==> flow/design.v <==
module coeff_selector #(
    parameter TAP_WIDTH      = 32,
    parameter FF_TAP_COUNT   = 4,
    parameter FB_TAP_COUNT   = 3,
    parameter NUM_LP_FILTERS   = 20
)
(
    input  logic [8:0]           filter_index,   
    output logic [FF_TAP_COUNT*TAP_WIDTH-1:0]   B_flat,        
    output logic [FB_TAP_COUNT*TAP_WIDTH-1:0]   A_flat         
);
    logic signed [TAP_WIDTH-1:0] mem [0:NUM_LP_FILTERS*2*FF_TAP_COUNT-1];
    initial begin
        mem[0*8+0*4+0] = 2;
        mem[0*8+0*4+1] = 6;
        mem[0*8+0*4+2] = 6;
        mem[0*8+0*4+3] = 2;
        mem[0*8+1*4+0] = -22432;
        mem[0*8+1*4+1] = 20560;
        mem[0*8+1*4+2] = -6303;
        mem[0*8+1*4+3] = 0;
        mem[1*8+0*4+0] = 14;
        mem[1*8+0*4+1] = 43;
        mem[1*8+0*4+2] = 43;
        mem[1*8+0*4+3] = 14;
        mem[1*8+1*4+0] = -20298;
        mem[1*8+1*4+1] = 17066;
        mem[1*8+1*4+2] = -4845;
        mem[1*8+1*4+3] = 0;
        mem[2*8+0*4+0] = 43;
        mem[2*8+0*4+1] = 130;
        mem[2*8+0*4+2] = 130;
        mem[2*8+0*4+3] = 43;
        mem[2*8+1*4+0] = -18179;
        mem[2*8+1*4+1] = 14050;
        mem[2*8+1*4+2] = -3715;
        mem[2*8+1*4+3] = 0;
        mem[3*8+0*4+0] = 92;
        mem[3*8+0*4+1] = 278;
        mem[3*8+0*4+2] = 278;
        mem[3*8+0*4+3] = 92;
        mem[3*8+1*4+0] = -16080;
        mem[3*8+1*4+1] = 11468;
        mem[3*8+1*4+2] = -2837;
        mem[3*8+1*4+3] = 0;
        mem[4*8+0*4+0] = 164;
        mem[4*8+0*4+1] = 493;
        mem[4*8+0*4+2] = 493;
        mem[4*8+0*4+3] = 164;
        mem[4*8+1*4+0] = -14004;
        mem[4*8+1*4+1] = 9282;
        mem[4*8+1*4+2] = -2154;
        mem[4*8+1*4+3] = 0;
        mem[5*8+0*4+0] = 259;
        mem[5*8+0*4+1] = 778;
        mem[5*8+0*4+2] = 778;
        mem[5*8+0*4+3] = 259;
        mem[5*8+1*4+0] = -11952;
        mem[5*8+1*4+1] = 7457;
        mem[5*8+1*4+2] = -1620;
        mem[5*8+1*4+3] = 0;
        mem[6*8+0*4+0] = 378;
        mem[6*8+0*4+1] = 1136;
        mem[6*8+0*4+2] = 1136;
        mem[6*8+0*4+3] = 378;
        mem[6*8+1*4+0] = -9922;
        mem[6*8+1*4+1] = 5962;
        mem[6*8+1*4+2] = -1201;
        mem[6*8+1*4+3] = 0;
        mem[7*8+0*4+0] = 523;
        mem[7*8+0*4+1] = 1569;
        mem[7*8+0*4+2] = 1569;
        mem[7*8+0*4+3] = 523;
        mem[7*8+1*4+0] = -7911;
        mem[7*8+1*4+1] = 4773;
        mem[7*8+1*4+2] = -868;
        mem[7*8+1*4+3] = 0;
        mem[8*8+0*4+0] = 692;
        mem[8*8+0*4+1] = 2078;
        mem[8*8+0*4+2] = 2078;
        mem[8*8+0*4+3] = 692;
        mem[8*8+1*4+0] = -5918;
        mem[8*8+1*4+1] = 3868;
        mem[8*8+1*4+2] = -599;
        mem[8*8+1*4+3] = 0;
        mem[9*8+0*4+0] = 888;
        mem[9*8+0*4+1] = 2666;
        mem[9*8+0*4+2] = 2666;
        mem[9*8+0*4+3] = 888;
        mem[9*8+1*4+0] = -3937;
        mem[9*8+1*4+1] = 3232;
        mem[9*8+1*4+2] = -376;
        mem[9*8+1*4+3] = 0;
        mem[10*8+0*4+0] = 1112;
        mem[10*8+0*4+1] = 3337;
        mem[10*8+0*4+2] = 3337;
        mem[10*8+0*4+3] = 1112;
        mem[10*8+1*4+0] = -1966;
        mem[10*8+1*4+1] = 2855;
        mem[10*8+1*4+2] = -181;
        mem[10*8+1*4+3] = 0;
        mem[11*8+0*4+0] = 1365;
        mem[11*8+0*4+1] = 4095;
        mem[11*8+0*4+2] = 4095;
        mem[11*8+0*4+3] = 1365;
        mem[11*8+1*4+0] = -0;
        mem[11*8+1*4+1] = 2730;
        mem[11*8+1*4+2] = -0;
        mem[11*8+1*4+3] = 0;
        mem[12*8+0*4+0] = 1649;
        mem[12*8+0*4+1] = 4948;
        mem[12*8+0*4+2] = 4948;
        mem[12*8+0*4+3] = 1649;
        mem[12*8+1*4+0] = 1966;
        mem[12*8+1*4+1] = 2855;
        mem[12*8+1*4+2] = 181;
        mem[12*8+1*4+3] = 0;
        mem[13*8+0*4+0] = 1967;
        mem[13*8+0*4+1] = 5901;
        mem[13*8+0*4+2] = 5901;
        mem[13*8+0*4+3] = 1967;
        mem[13*8+1*4+0] = 3937;
        mem[13*8+1*4+1] = 3232;
        mem[13*8+1*4+2] = 376;
        mem[13*8+1*4+3] = 0;
        mem[14*8+0*4+0] = 2322;
        mem[14*8+0*4+1] = 6966;
        mem[14*8+0*4+2] = 6966;
        mem[14*8+0*4+3] = 2322;
        mem[14*8+1*4+0] = 5918;
        mem[14*8+1*4+1] = 3868;
        mem[14*8+1*4+2] = 599;
        mem[14*8+1*4+3] = 0;
        mem[15*8+0*4+0] = 2718;
        mem[15*8+0*4+1] = 8154;
        mem[15*8+0*4+2] = 8154;
        mem[15*8+0*4+3] = 2718;
        mem[15*8+1*4+0] = 7911;
        mem[15*8+1*4+1] = 4773;
        mem[15*8+1*4+2] = 868;
        mem[15*8+1*4+3] = 0;
        mem[16*8+0*4+0] = 3159;
        mem[16*8+0*4+1] = 9479;
        mem[16*8+0*4+2] = 9479;
        mem[16*8+0*4+3] = 3159;
        mem[16*8+1*4+0] = 9922;
        mem[16*8+1*4+1] = 5962;
        mem[16*8+1*4+2] = 1201;
        mem[16*8+1*4+3] = 0;
        mem[17*8+0*4+0] = 3652;
        mem[17*8+0*4+1] = 10958;
        mem[17*8+0*4+2] = 10958;
        mem[17*8+0*4+3] = 3652;
        mem[17*8+1*4+0] = 11952;
        mem[17*8+1*4+1] = 7457;
        mem[17*8+1*4+2] = 1620;
        mem[17*8+1*4+3] = 0;
        mem[18*8+0*4+0] = 4204;
        mem[18*8+0*4+1] = 12612;
        mem[18*8+0*4+2] = 12612;
        mem[18*8+0*4+3] = 4204;
        mem[18*8+1*4+0] = 14004;
        mem[18*8+1*4+1] = 9282;
        mem[18*8+1*4+2] = 2154;
        mem[18*8+1*4+3] = 0;
        mem[19*8+0*4+0] = 4822;
        mem[19*8+0*4+1] = 14467;
        mem[19*8+0*4+2] = 14467;
        mem[19*8+0*4+3] = 4822;
        mem[19*8+1*4+0] = 16080;
        mem[19*8+1*4+1] = 11468;
        mem[19*8+1*4+2] = 2837;
        mem[19*8+1*4+3] = 0;
    end
    always_comb begin
        B_flat = '0;
        A_flat = '0;
        if (filter_index < NUM_LP_FILTERS) begin
            B_flat[0*TAP_WIDTH +: TAP_WIDTH] = mem[filter_index*8+0*4+0];
            B_flat[1*TAP_WIDTH +: TAP_WIDTH] = mem[filter_index*8+0*4+1];
            B_flat[2*TAP_WIDTH +: TAP_WIDTH] = mem[filter_index*8+0*4+2];
            B_flat[3*TAP_WIDTH +: TAP_WIDTH] = mem[filter_index*8+0*4+3];
            A_flat[0*TAP_WIDTH +: TAP_WIDTH] = mem[filter_index*8+1*4+0];
            A_flat[1*TAP_WIDTH +: TAP_WIDTH] = mem[filter_index*8+1*4+1];
            A_flat[2*TAP_WIDTH +: TAP_WIDTH] = mem[filter_index*8+1*4+2];
        end
    end
endmodule
module iir_filter 
#(
    parameter DATA_IN_WIDTH  = 16,
    parameter DATA_OUT_WIDTH = 32,
    parameter TAP_WIDTH      = 16,
    parameter FF_TAP_COUNT   = 4,
    parameter FB_TAP_COUNT   = 3
)
(
    input  wire                               clk,
    input  wire                               reset_n,
    input  wire   signed [DATA_IN_WIDTH-1:0]  data_in,
    output wire    signed [DATA_OUT_WIDTH-1:0] data_out,
    input  wire   [FF_TAP_COUNT*TAP_WIDTH-1:0] B_flat,
    input  wire   [FB_TAP_COUNT*TAP_WIDTH-1:0] A_flat
);
    reg signed [DATA_IN_WIDTH-1:0] x_delay [0:FF_TAP_COUNT-2];
    reg signed [DATA_OUT_WIDTH-1:0] y_delay [0:FF_TAP_COUNT-2];
    wire signed [DATA_OUT_WIDTH-1:0] w_product_a [0:FB_TAP_COUNT-1];
    wire signed [DATA_OUT_WIDTH-1:0] w_product_b [0:FF_TAP_COUNT-1];
    integer i, j;
    wire signed [DATA_OUT_WIDTH-1:0] sum;
    reg signed [DATA_IN_WIDTH-1:0] r_x;
    reg signed [DATA_OUT_WIDTH-1:0] data_out_reg;
    wire signed [TAP_WIDTH-1:0] B [0:FF_TAP_COUNT-1] ;
    wire signed [TAP_WIDTH-1:0] A [0:FB_TAP_COUNT-1] ;
    generate
        genvar k;
        for (k = 0; k < FF_TAP_COUNT; k = k + 1) begin : b_unpack
            assign B[k] = B_flat[k*TAP_WIDTH +: TAP_WIDTH];
        end
        for (k = 0; k < FB_TAP_COUNT; k = k + 1) begin : a_unpack
            assign A[k] = A_flat[k*TAP_WIDTH +: TAP_WIDTH];
        end
    endgenerate
    always @(posedge clk or negedge reset_n) begin
        if (!reset_n) begin
            for (i = 0; i < FF_TAP_COUNT-1; i = i + 1)
                x_delay[i] <= 0;
            for (j = 0; j < FF_TAP_COUNT-1; j = j + 1)
                y_delay[j] <= 0;
            r_x <= 0;
            data_out_reg <= 0;
        end else begin
            r_x <= data_in;
            for (i = 1; i < FF_TAP_COUNT-1; i = i + 1)
                x_delay[i] <= x_delay[i-1];
            x_delay[0] <= r_x;
            for (j = 1; j < FF_TAP_COUNT-1; j = j + 1)
                y_delay[j] <= y_delay[j-1];
            y_delay[0] <= sum >>> TAP_WIDTH-3;
            data_out_reg <= sum >>> TAP_WIDTH-3;
        end
    end
    generate
		 genvar o;
		 for (o = 0; o < FB_TAP_COUNT; o = o + 1) begin : a_loop
		 assign w_product_a[o] = (-(A[o]) * y_delay[o]);
		 end
    endgenerate
    generate
		 genvar c;
		 for (c = 1; c < FF_TAP_COUNT; c = c + 1) begin : b_loop
		 assign w_product_b[c] = B[c] * x_delay[c-1];
		 end
    endgenerate
    assign w_product_b[0] = B[0] * r_x;
    wire signed [DATA_OUT_WIDTH-1:0] sum_a = w_product_a[0]+w_product_a[1]+w_product_a[2];
    wire signed [DATA_OUT_WIDTH-1:0] sum_b = w_product_b[0]+w_product_b[1]+w_product_b[2]+w_product_b[3];
    assign sum = sum_a + sum_b;
    assign data_out = data_out_reg;
endmodule
module iir_variable_filter
#(
    parameter DATA_IN_WIDTH  = 16,
    parameter DATA_OUT_WIDTH = 32,
    parameter TAP_WIDTH      = 16,
    parameter FF_TAP_COUNT   = 4,
    parameter FB_TAP_COUNT   = 3,
    parameter NUM_LP_FILTERS = 20
)
(
    input  wire                               clk,
    input  wire                               reset_n,
    input  wire        [8:0]                  filter_index,
    input  wire signed [DATA_IN_WIDTH-1:0]    data_in,
    output wire signed [DATA_OUT_WIDTH-1:0]   data_out
);
    wire [FF_TAP_COUNT*TAP_WIDTH-1:0] B_flat;
    wire [FB_TAP_COUNT*TAP_WIDTH-1:0] A_flat;
    coeff_selector #(
        .TAP_WIDTH(TAP_WIDTH),
        .FF_TAP_COUNT(FF_TAP_COUNT),
        .FB_TAP_COUNT(FB_TAP_COUNT),
        .NUM_LP_FILTERS(NUM_LP_FILTERS)
    ) coeff_sel (
        .filter_index(filter_index),
        .B_flat(B_flat),
        .A_flat(A_flat)
    );
    iir_filter #(
        .DATA_IN_WIDTH(DATA_IN_WIDTH),
        .DATA_OUT_WIDTH(DATA_OUT_WIDTH),
        .TAP_WIDTH(TAP_WIDTH),
        .FF_TAP_COUNT(FF_TAP_COUNT),
        .FB_TAP_COUNT(FB_TAP_COUNT)
    ) IIR (
        .clk(clk),
        .reset_n(reset_n),
        .data_in(data_in),
        .data_out(data_out),
        .B_flat(B_flat),
        .A_flat(A_flat)
    );
endmodule
# From RTL to reports: iir_variable_filter
# Each step is given for the RTL above and for the edited RTL.
# "before" refers to lines of the RTL above, "after" to lines of the edited file.
# "diff": "after" minus "before" as printed here. "change_rel_pct": 100 x difference / "before".
# Cell names lack the library's common part.
design:
  top: "iir_variable_filter"
  clock: "clk"
  library: "sky130hd"
  pvt_corner: "tt_025C_1v80"

# Diff
# Unified diff, file above to edited file.
# This change comes from a script, not from a designer. The edited design behaves differently; no optimisation was intended.
# begin of diff
@@ -228,8 +228,6 @@
             for (j = 0; j < FF_TAP_COUNT-1; j = j + 1)
                 y_delay[j] <= 0;
-            r_x <= 0;
             data_out_reg <= 0;
         end else begin
-            r_x <= data_in;
             for (i = 1; i < FF_TAP_COUNT-1; i = i + 1)
                 x_delay[i] <= x_delay[i-1];
@@ -241,4 +239,5 @@
         end
     end
+    always @(*) r_x = data_in;
     generate
 		 genvar o;
# end of diff

# Word level
# Counts by Yosys on the flattened word-level netlist (proc, flatten, opt, wreduce). Print and check cells are left out. Cells with the same type and inputs are merged into one.
# Memory sizes are those after Yosys's memory passes, which may raise the word count (mostly to a power of two), join words into wider ones and drop unused or constant bits.
bits:
  columns: ["element", "before", "after", "diff", "change_rel_pct"]
  rows:
  - ["regBits", 121, 105, -16, -13.22]
  - ["rom_bits", 2560, 2560, 0, 0.00]
  - ["memories", 1, 1, 0, 0.00]
  - ["inputBits", 27, 27, 0, 0.00]
op_classes:
  columns: ["element", "before", "after", "diff", "change_rel_pct"]
  rows:
  - ["n_addsub", 15, 15, 0, 0.00]
  - ["mul", 7, 7, 0, 0.00]
  - ["compare", 1, 1, 0, 0.00]
  - ["mux", 7, 7, 0, 0.00]
memory_table:
  columns: ["element", "before", "after"]
  rows:
  - ["mem_shapes", "coeff_sel.mem 160 x 16 bit 7R0W", "coeff_sel.mem 160 x 16 bit 7R0W"]
# Unchanged operator kinds not shown: 9.

# Depth
# Longest topological path by Yosys (ltp), each cell counted once; first at word level (registers and memories cut), then after technology mapping (sequential cells cut; the memories' decode and read muxes count).
logic_depth:
  columns: ["element", "before", "after", "diff", "change_rel_pct"]
  rows:
  - ["depth_word", 7, 7, 0, 0.00]
  - ["abc_area", "0", "0", null, null]
  - ["ltp_mapped", 49, 52, 3, 6.12]
  - ["depth_no_buf", 47, 47, 0, 0.00]

# After synthesis
# Yosys stat after the flow's synthesis: flattened, memories mapped to cells. It holds for the ABC_AREA given above (unset counts as 0); a run with the other value may have another netlist.
synth_totals:
  columns: ["element", "before", "after", "diff", "change_rel_pct"]
  rows:
  - ["stdcells", 8032, 8057, 25, 0.31]
  - ["yosys_area_um2", 74615.3, 74590.3, -25.0, -0.03]
  - ["seq_area_um2", 3027.9, 2627.5, -400.4, -13.22]
  - ["ff_cells", 121, 105, -16, -13.22]
by_type:
  columns: ["cell_type", "before", "after", "diff", "change_rel_pct"]
  rows:
  - ["and3_1", 56, 88, 32, 57.14]
  - ["and2_1", 736, 715, -21, -2.85]
  - ["nor2b_1", 60, 81, 21, 35.00]
  - ["nand2_1", 1114, 1098, -16, -1.44]
  - ["dfrtp_1", 121, 105, -16, -13.22]
  - ["clkbuf_1", 339, 351, 12, 3.54]
  - ["nor2_1", 91, 103, 12, 13.19]
  - ["xnor2_1", 135, 125, -10, -7.41]
  - ["o21ai_0", 44, 36, -8, -18.18]
  - ["o21a_1", 8, 16, 8, 100.00]
  - ["nand2b_1", 84, 91, 7, 8.33]
  - ["buf_2", 12, 19, 7, 58.33]
  - ["mux2i_1", 2, 8, 6, 300.00]
  - ["inv_1", 2336, 2331, -5, -0.21]
  - ["xor2_1", 25, 30, 5, 20.00]
  - ["buf_6", 10, 5, -5, -50.00]
  - ["buf_1", 9, 4, -5, -55.56]
  - ["o22ai_1", 8, 3, -5, -62.50]
# Unchanged cell types not shown: 8.
# Not every row of either side is listed.
# By module: a second synthesis without flattening, with its own total; a netlist apart from the flattened one above.
hier_totals:
  columns: ["element", "before", "after", "diff", "change_rel_pct"]
  rows:
  - ["hier_cells", 8801, 8794, -7, -0.08]
  - ["hier_area_um2", 83382.5, 82967.1, -415.4, -0.50]
# Each row is one instance without its submodules.
modules_before:
  columns: ["mod", "instances", "cells", "area_um2"]
  rows:
  - ["iir_filter", 1, 8393, 80876.3]
  - ["coeff_selector", 1, 408, 2506.2]
  - ["iir_variable_filter", 1, 0, 0.0]
modules_after:
  columns: ["mod", "instances", "cells", "area_um2"]
  rows:
  - ["iir_filter", 1, 8386, 80460.9]
  - ["coeff_selector", 1, 408, 2506.2]
  - ["iir_variable_filter", 1, 0, 0.0]

# Path before layout
# OpenSTA on the mapped netlist: ideal clock, no wires. The path of least setup slack (recovery checks aside). Input and output delay are each 20% of the period. Register names are those of the netlist, which keeps one name where synthesis merged equal registers.
synth_timing:
  columns: ["element", "before", "after", "diff", "change_rel_pct"]
  rows:
  - ["path_kind", "input port to flip-flop", "input port to flip-flop", null, null]
  - ["from", "input port filter_index[1]", "input port filter_index[0]", null, null]
  - ["to", "register IIR.y_delay[0][18]", "register IIR.y_delay[0][13]", null, null]
  - ["tclk_ns", 15.0, 15.0, 0.0, 0.00]
  - ["input_delay_ns", 3.000, 3.000, 0.000, 0.00]
  - ["launch_ns", 3.000, 3.000, 0.000, 0.00]
  - ["arrival_ns", 14.491, 13.918, -0.573, -3.95]
  - ["required_time_ns", 14.866, 14.876, 0.010, 0.07]
  - ["setup_slack_ns", 0.375, 0.958, 0.583, null]
  - ["path_delay_ns", 11.625, 11.042, -0.583, -5.02]
  - ["path_stages", 46, 46, 0, 0.00]
  - ["path_buffers", 5, 6, 1, 20.00]
  - ["period_less_setup_slack_ns", 14.625, 14.042, -0.583, -3.99]
# "path_delay_ns" = arrival - input delay + setup time.
# "path_stages" counts driving pins, that of a launching flip-flop among them; a cell with two outputs on the path counts twice.
# "period_less_setup_slack_ns" = period - worst setup slack (recovery checks aside). The figure is calculated, with input and output delays left at 20% of the set period.
# Between the ends stands the longest chain of elaborated cells between them, by number of cells; it is not shown to be the way that was timed. Of several equally long chains one is given.
# Each line given opens the expression or statement behind the cell; cells for indexed reads and writes are added by Yosys, which also makes memories of some case tables.
# A memory read counts as a cell of the chain, while the word-level depth stops at memories.
# At most two assigning lines are given for a register; there are more.
synth_between_before:
  path_cell_list: "buf_2 -> inv_1 -> ha_1 -> buf_2 -> or2_4 -> o311a_1 -> o31ai_4 -> nand3_2 -> nand2b_4 -> or2_4 -> clkbuf_1 -> clkbuf_1 -> ha_1 -> clkbuf_1 -> nand2b_1 -> fa_1 -> inv_1 -> fa_1 -> (+10 left out) -> fa_1 -> fa_1 -> inv_1 -> fa_1 -> inv_1 -> ha_1 -> a21o_1 -> a21o_1 -> a221oi_1 -> o21ai_1 -> a31oi_1 -> o22ai_1 -> a221o_1 -> a21oi_1 -> o21bai_1 -> a21o_1 -> a21oi_1 -> xnor3_1"
  elab_chain_cells: 9
  cells_between: 31
  cone_classes: "15 x add/sub; 7 x mul; 1 x compare; 7 x mux; 1 x memory"
synth_rtl_before:
  columns: ["element", "line_no", "source"]
  rows:
  - ["start, declared", 273, "input  wire        [8:0]                  filter_index,"]
  - ["adder 8 x 3 -> 8 bit", 184, "A_flat[1*TAP_WIDTH +: TAP_WIDTH] = mem[filter_index*8+1*4+1];"]
  - ["adder 8 x 1 -> 8 bit", 184, null]
  - ["memory (160 x 16 bit)", 12, "logic signed [TAP_WIDTH-1:0] mem [0:NUM_LP_FILTERS*2*FF_TAP_COUNT-1];"]
  - ["two-way mux 16 bit", 178, "if (filter_index < NUM_LP_FILTERS) begin"]
  - ["negator 16 -> 32 bit", 246, null]
  - ["multiplier 32 x 19 -> 32 bit", 246, null]
  - ["adder 32 bit (2 in a row)", 256, null]
  - ["adder 32 bit", 258, "assign sum = sum_a + sum_b;"]
  - ["end, assigned", 238, "y_delay[j] <= y_delay[j-1];"]
  - ["end, assigned", 239, "y_delay[0] <= sum >>> TAP_WIDTH-3;"]
  - ["end, declared", 206, "reg signed [DATA_OUT_WIDTH-1:0] y_delay [0:FF_TAP_COUNT-2];"]
synth_between_after:
  path_cell_list: "inv_1 -> ha_1 -> clkbuf_1 -> clkbuf_1 -> mux4_2 -> and3_1 -> clkbuf_1 -> inv_1 -> ha_1 -> nand2_1 -> and3b_1 -> buf_4 -> nor2b_1 -> clkbuf_1 -> clkbuf_1 -> nand2_1 -> fa_1 -> inv_1 -> (+10 left out) -> inv_1 -> fa_1 -> fa_1 -> inv_1 -> fa_1 -> inv_1 -> ha_1 -> a21o_1 -> a21o_1 -> a21o_1 -> a21o_1 -> a21oi_1 -> nand2_1 -> o21a_1 -> o21a_1 -> o21ai_0 -> a21boi_0 -> o31a_1"
  elab_chain_cells: 9
  cells_between: 31
  cone_classes: "15 x add/sub; 7 x mul; 1 x compare; 7 x mux; 1 x memory"
synth_rtl_after:
  columns: ["element", "line_no", "source"]
  rows:
  - ["start, declared", 272, "input  wire        [8:0]                  filter_index,"]
  - ["adder 8 x 3 -> 8 bit", 184, "A_flat[1*TAP_WIDTH +: TAP_WIDTH] = mem[filter_index*8+1*4+1];"]
  - ["adder 8 x 1 -> 8 bit", 184, null]
  - ["memory (160 x 16 bit)", 12, "logic signed [TAP_WIDTH-1:0] mem [0:NUM_LP_FILTERS*2*FF_TAP_COUNT-1];"]
  - ["two-way mux 16 bit", 178, "if (filter_index < NUM_LP_FILTERS) begin"]
  - ["negator 16 -> 32 bit", 245, null]
  - ["multiplier 32 x 19 -> 32 bit", 245, null]
  - ["adder 32 bit (2 in a row)", 255, null]
  - ["adder 32 bit", 257, "assign sum = sum_a + sum_b;"]
  - ["end, assigned", 236, "y_delay[j] <= y_delay[j-1];"]
  - ["end, assigned", 237, "y_delay[0] <= sum >>> TAP_WIDTH-3;"]
  - ["end, declared", 206, "reg signed [DATA_OUT_WIDTH-1:0] y_delay [0:FF_TAP_COUNT-2];"]

# Path in the finished layout
# Path of least setup slack in the final report of the runs of set A (OpenROAD, finished layout, wires in). Where an end is a register, its clock arrival counts in the times.
layout_timing:
  columns: ["element", "before", "after", "diff", "change_rel_pct"]
  rows:
  - ["path_kind", "input port to flip-flop", "input port to flip-flop", null, null]
  - ["from", "input port filter_index[0]", "input port filter_index[0]", null, null]
  - ["to", "register IIR.y_delay[0][18]", "register IIR.y_delay[0][17]", null, null]
  - ["tclk_ns", 15.0, 15.0, 0.0, 0.00]
  - ["input_delay_ns", 3.00, 3.00, 0.00, 0.00]
  - ["launch_ns", 3.00, 3.00, 0.00, 0.00]
  - ["arrival_ns", 15.01, 14.84, -0.17, -1.13]
  - ["required_time_ns", 15.43, 15.38, -0.05, -0.32]
  - ["setup_slack_ns", 0.42, 0.53, 0.11, null]
  - ["path_stages", 44, 40, -4, -9.09]
  - ["path_buffers", 6, 4, -2, -33.33]
# Between the ends stands the longest chain of elaborated cells between them, by number of cells; it is not shown to be the way that was timed. Of several equally long chains one is given.
# A memory read counts as a cell of the chain, while the word-level depth stops at memories.
# At most two assigning lines are given for a register; there are more.
layout_between_before:
  path_cell_list: "clkdlybuf4s50_1 -> inv_1 -> ha_1 -> buf_4 -> buf_4 -> o311a_1 -> o31ai_4 -> nand3_2 -> nand2b_4 -> or2_2 -> a31oi_2 -> buf_12 -> buf_4 -> nand2_1 -> fa_1 -> inv_1 -> fa_1 -> fa_1 -> (+8 left out) -> fa_1 -> inv_1 -> fa_1 -> inv_1 -> ha_1 -> a2111oi_4 -> o21ai_0 -> a21oi_1 -> buf_4 -> o21ai_1 -> a31oi_2 -> o22ai_2 -> a221o_1 -> a21oi_2 -> o21bai_1 -> a21o_1 -> a21oi_1 -> xnor3_1"
  elab_chain_cells: 9
  cells_between: 31
  cone_classes: "15 x add/sub; 7 x mul; 1 x compare; 7 x mux; 1 x memory"
layout_rtl_before:
  columns: ["element", "line_no", "source"]
  rows:
  - ["start, declared", 273, "input  wire        [8:0]                  filter_index,"]
  - ["adder 8 x 3 -> 8 bit", 184, "A_flat[1*TAP_WIDTH +: TAP_WIDTH] = mem[filter_index*8+1*4+1];"]
  - ["adder 8 x 1 -> 8 bit", 184, null]
  - ["memory (160 x 16 bit)", 12, "logic signed [TAP_WIDTH-1:0] mem [0:NUM_LP_FILTERS*2*FF_TAP_COUNT-1];"]
  - ["two-way mux 16 bit", 178, "if (filter_index < NUM_LP_FILTERS) begin"]
  - ["negator 16 -> 32 bit", 246, null]
  - ["multiplier 32 x 19 -> 32 bit", 246, null]
  - ["adder 32 bit (2 in a row)", 256, null]
  - ["adder 32 bit", 258, "assign sum = sum_a + sum_b;"]
  - ["end, assigned", 238, "y_delay[j] <= y_delay[j-1];"]
  - ["end, assigned", 239, "y_delay[0] <= sum >>> TAP_WIDTH-3;"]
  - ["end, declared", 206, "reg signed [DATA_OUT_WIDTH-1:0] y_delay [0:FF_TAP_COUNT-2];"]
layout_between_after:
  path_cell_list: "clkdlybuf4s50_1 -> inv_1 -> ha_1 -> buf_4 -> mux2i_1 -> mux2i_1 -> o21bai_1 -> buf_4 -> a211oi_2 -> and3b_1 -> a21oi_2 -> buf_4 -> nand2_1 -> fa_1 -> fa_1 -> inv_1 -> fa_1 -> fa_1 -> (+4 left out) -> fa_1 -> inv_1 -> fa_1 -> fa_1 -> inv_1 -> fa_1 -> inv_1 -> ha_1 -> a21o_1 -> a21o_1 -> a21o_1 -> a21oi_1 -> nand3_1 -> nor4b_2 -> o311a_1 -> o21a_1 -> nor2_1 -> xnor2_1"
  elab_chain_cells: 9
  cells_between: 31
  cone_classes: "15 x add/sub; 7 x mul; 1 x compare; 7 x mux; 1 x memory"
layout_rtl_after:
  columns: ["element", "line_no", "source"]
  rows:
  - ["start, declared", 272, "input  wire        [8:0]                  filter_index,"]
  - ["adder 8 x 3 -> 8 bit", 184, "A_flat[1*TAP_WIDTH +: TAP_WIDTH] = mem[filter_index*8+1*4+1];"]
  - ["adder 8 x 1 -> 8 bit", 184, null]
  - ["memory (160 x 16 bit)", 12, "logic signed [TAP_WIDTH-1:0] mem [0:NUM_LP_FILTERS*2*FF_TAP_COUNT-1];"]
  - ["two-way mux 16 bit", 178, "if (filter_index < NUM_LP_FILTERS) begin"]
  - ["negator 16 -> 32 bit", 245, null]
  - ["multiplier 32 x 19 -> 32 bit", 245, null]
  - ["adder 32 bit (2 in a row)", 255, null]
  - ["adder 32 bit", 257, "assign sum = sum_a + sum_b;"]
  - ["end, assigned", 236, "y_delay[j] <= y_delay[j-1];"]
  - ["end, assigned", 237, "y_delay[0] <= sum >>> TAP_WIDTH-3;"]
  - ["end, declared", 206, "reg signed [DATA_OUT_WIDTH-1:0] y_delay [0:FF_TAP_COUNT-2];"]

# Layout results
# Both versions went through the flow (Yosys, OpenROAD) with the same settings in each pair. Constraints: input delay and output delay 20% of the set period each, output load 0.01 pF.
flow_settings_set_A:
  CORE_UTILIZATION: 40
  period_ns: 15.0
  CAP_MARGIN: 20
  CORE_MARGIN: 2
  SLEW_MARGIN: 20
results_set_A:
  columns: ["element", "before", "after", "diff", "change_rel_pct"]
  rows:
  - ["synth_area_um2", 74615.3, 74590.3, -25.0, -0.03]
  - ["die_um2", 190009.0, 189948.0, -61.0, -0.03]
  - ["layout_stdcell_area_um2", 81902.3, 79628.9, -2273.4, -2.78]
  - ["ws_setup_ns", 0.423, 0.531, 0.108, null]
  - ["final_setup_tns_ns", 0.000, 0.000, 0.000, null]
  - ["holdWs_ns", 0.406, 0.440, 0.034, null]
  - ["period_less_ws_ns", 14.577, 14.469, -0.108, -0.74]
flow_settings_set_B:
  CAP_MARGIN: 0
  CELL_PAD_IN_SITES_DETAIL_PLACEMENT: 1
  CORE_UTILIZATION: 35
  CTS_CLUSTER_DIAMETER: 63
  CTS_CLUSTER_SIZE: 30
  GPL_ROUTABILITY_DRIVEN: 1
  GPL_TIMING_DRIVEN: 1
  MIN_ROUTING_LAYER: "met2"
  PLACE_DENSITY_LB_ADDON: 0.05
  SETUP_SLACK_MARGIN: -0.1
  TNS_END_PERCENT: 5
  period_ns: 11.9
  CORE_MARGIN: 2
  SLEW_MARGIN: 20
results_set_B:
  columns: ["element", "before", "after", "diff", "change_rel_pct"]
  rows:
  - ["synth_area_um2", 74615.3, 74590.3, -25.0, -0.03]
  - ["die_um2", 216895.0, 216825.0, -70.0, -0.03]
  - ["layout_stdcell_area_um2", 87214.9, 87616.5, 401.6, 0.46]
  - ["ws_setup_ns", -1.446, -1.069, 0.377, null]
  - ["final_setup_tns_ns", -13.884, -11.988, 1.896, null]
  - ["holdWs_ns", 0.569, 0.655, 0.086, null]
  - ["period_less_ws_ns", 13.346, 12.969, -0.377, -2.82]
# "period_less_ws_ns" means the clock period less the worst setup slack. The figure is calculated, with input and output delays left at 20% of the set period.
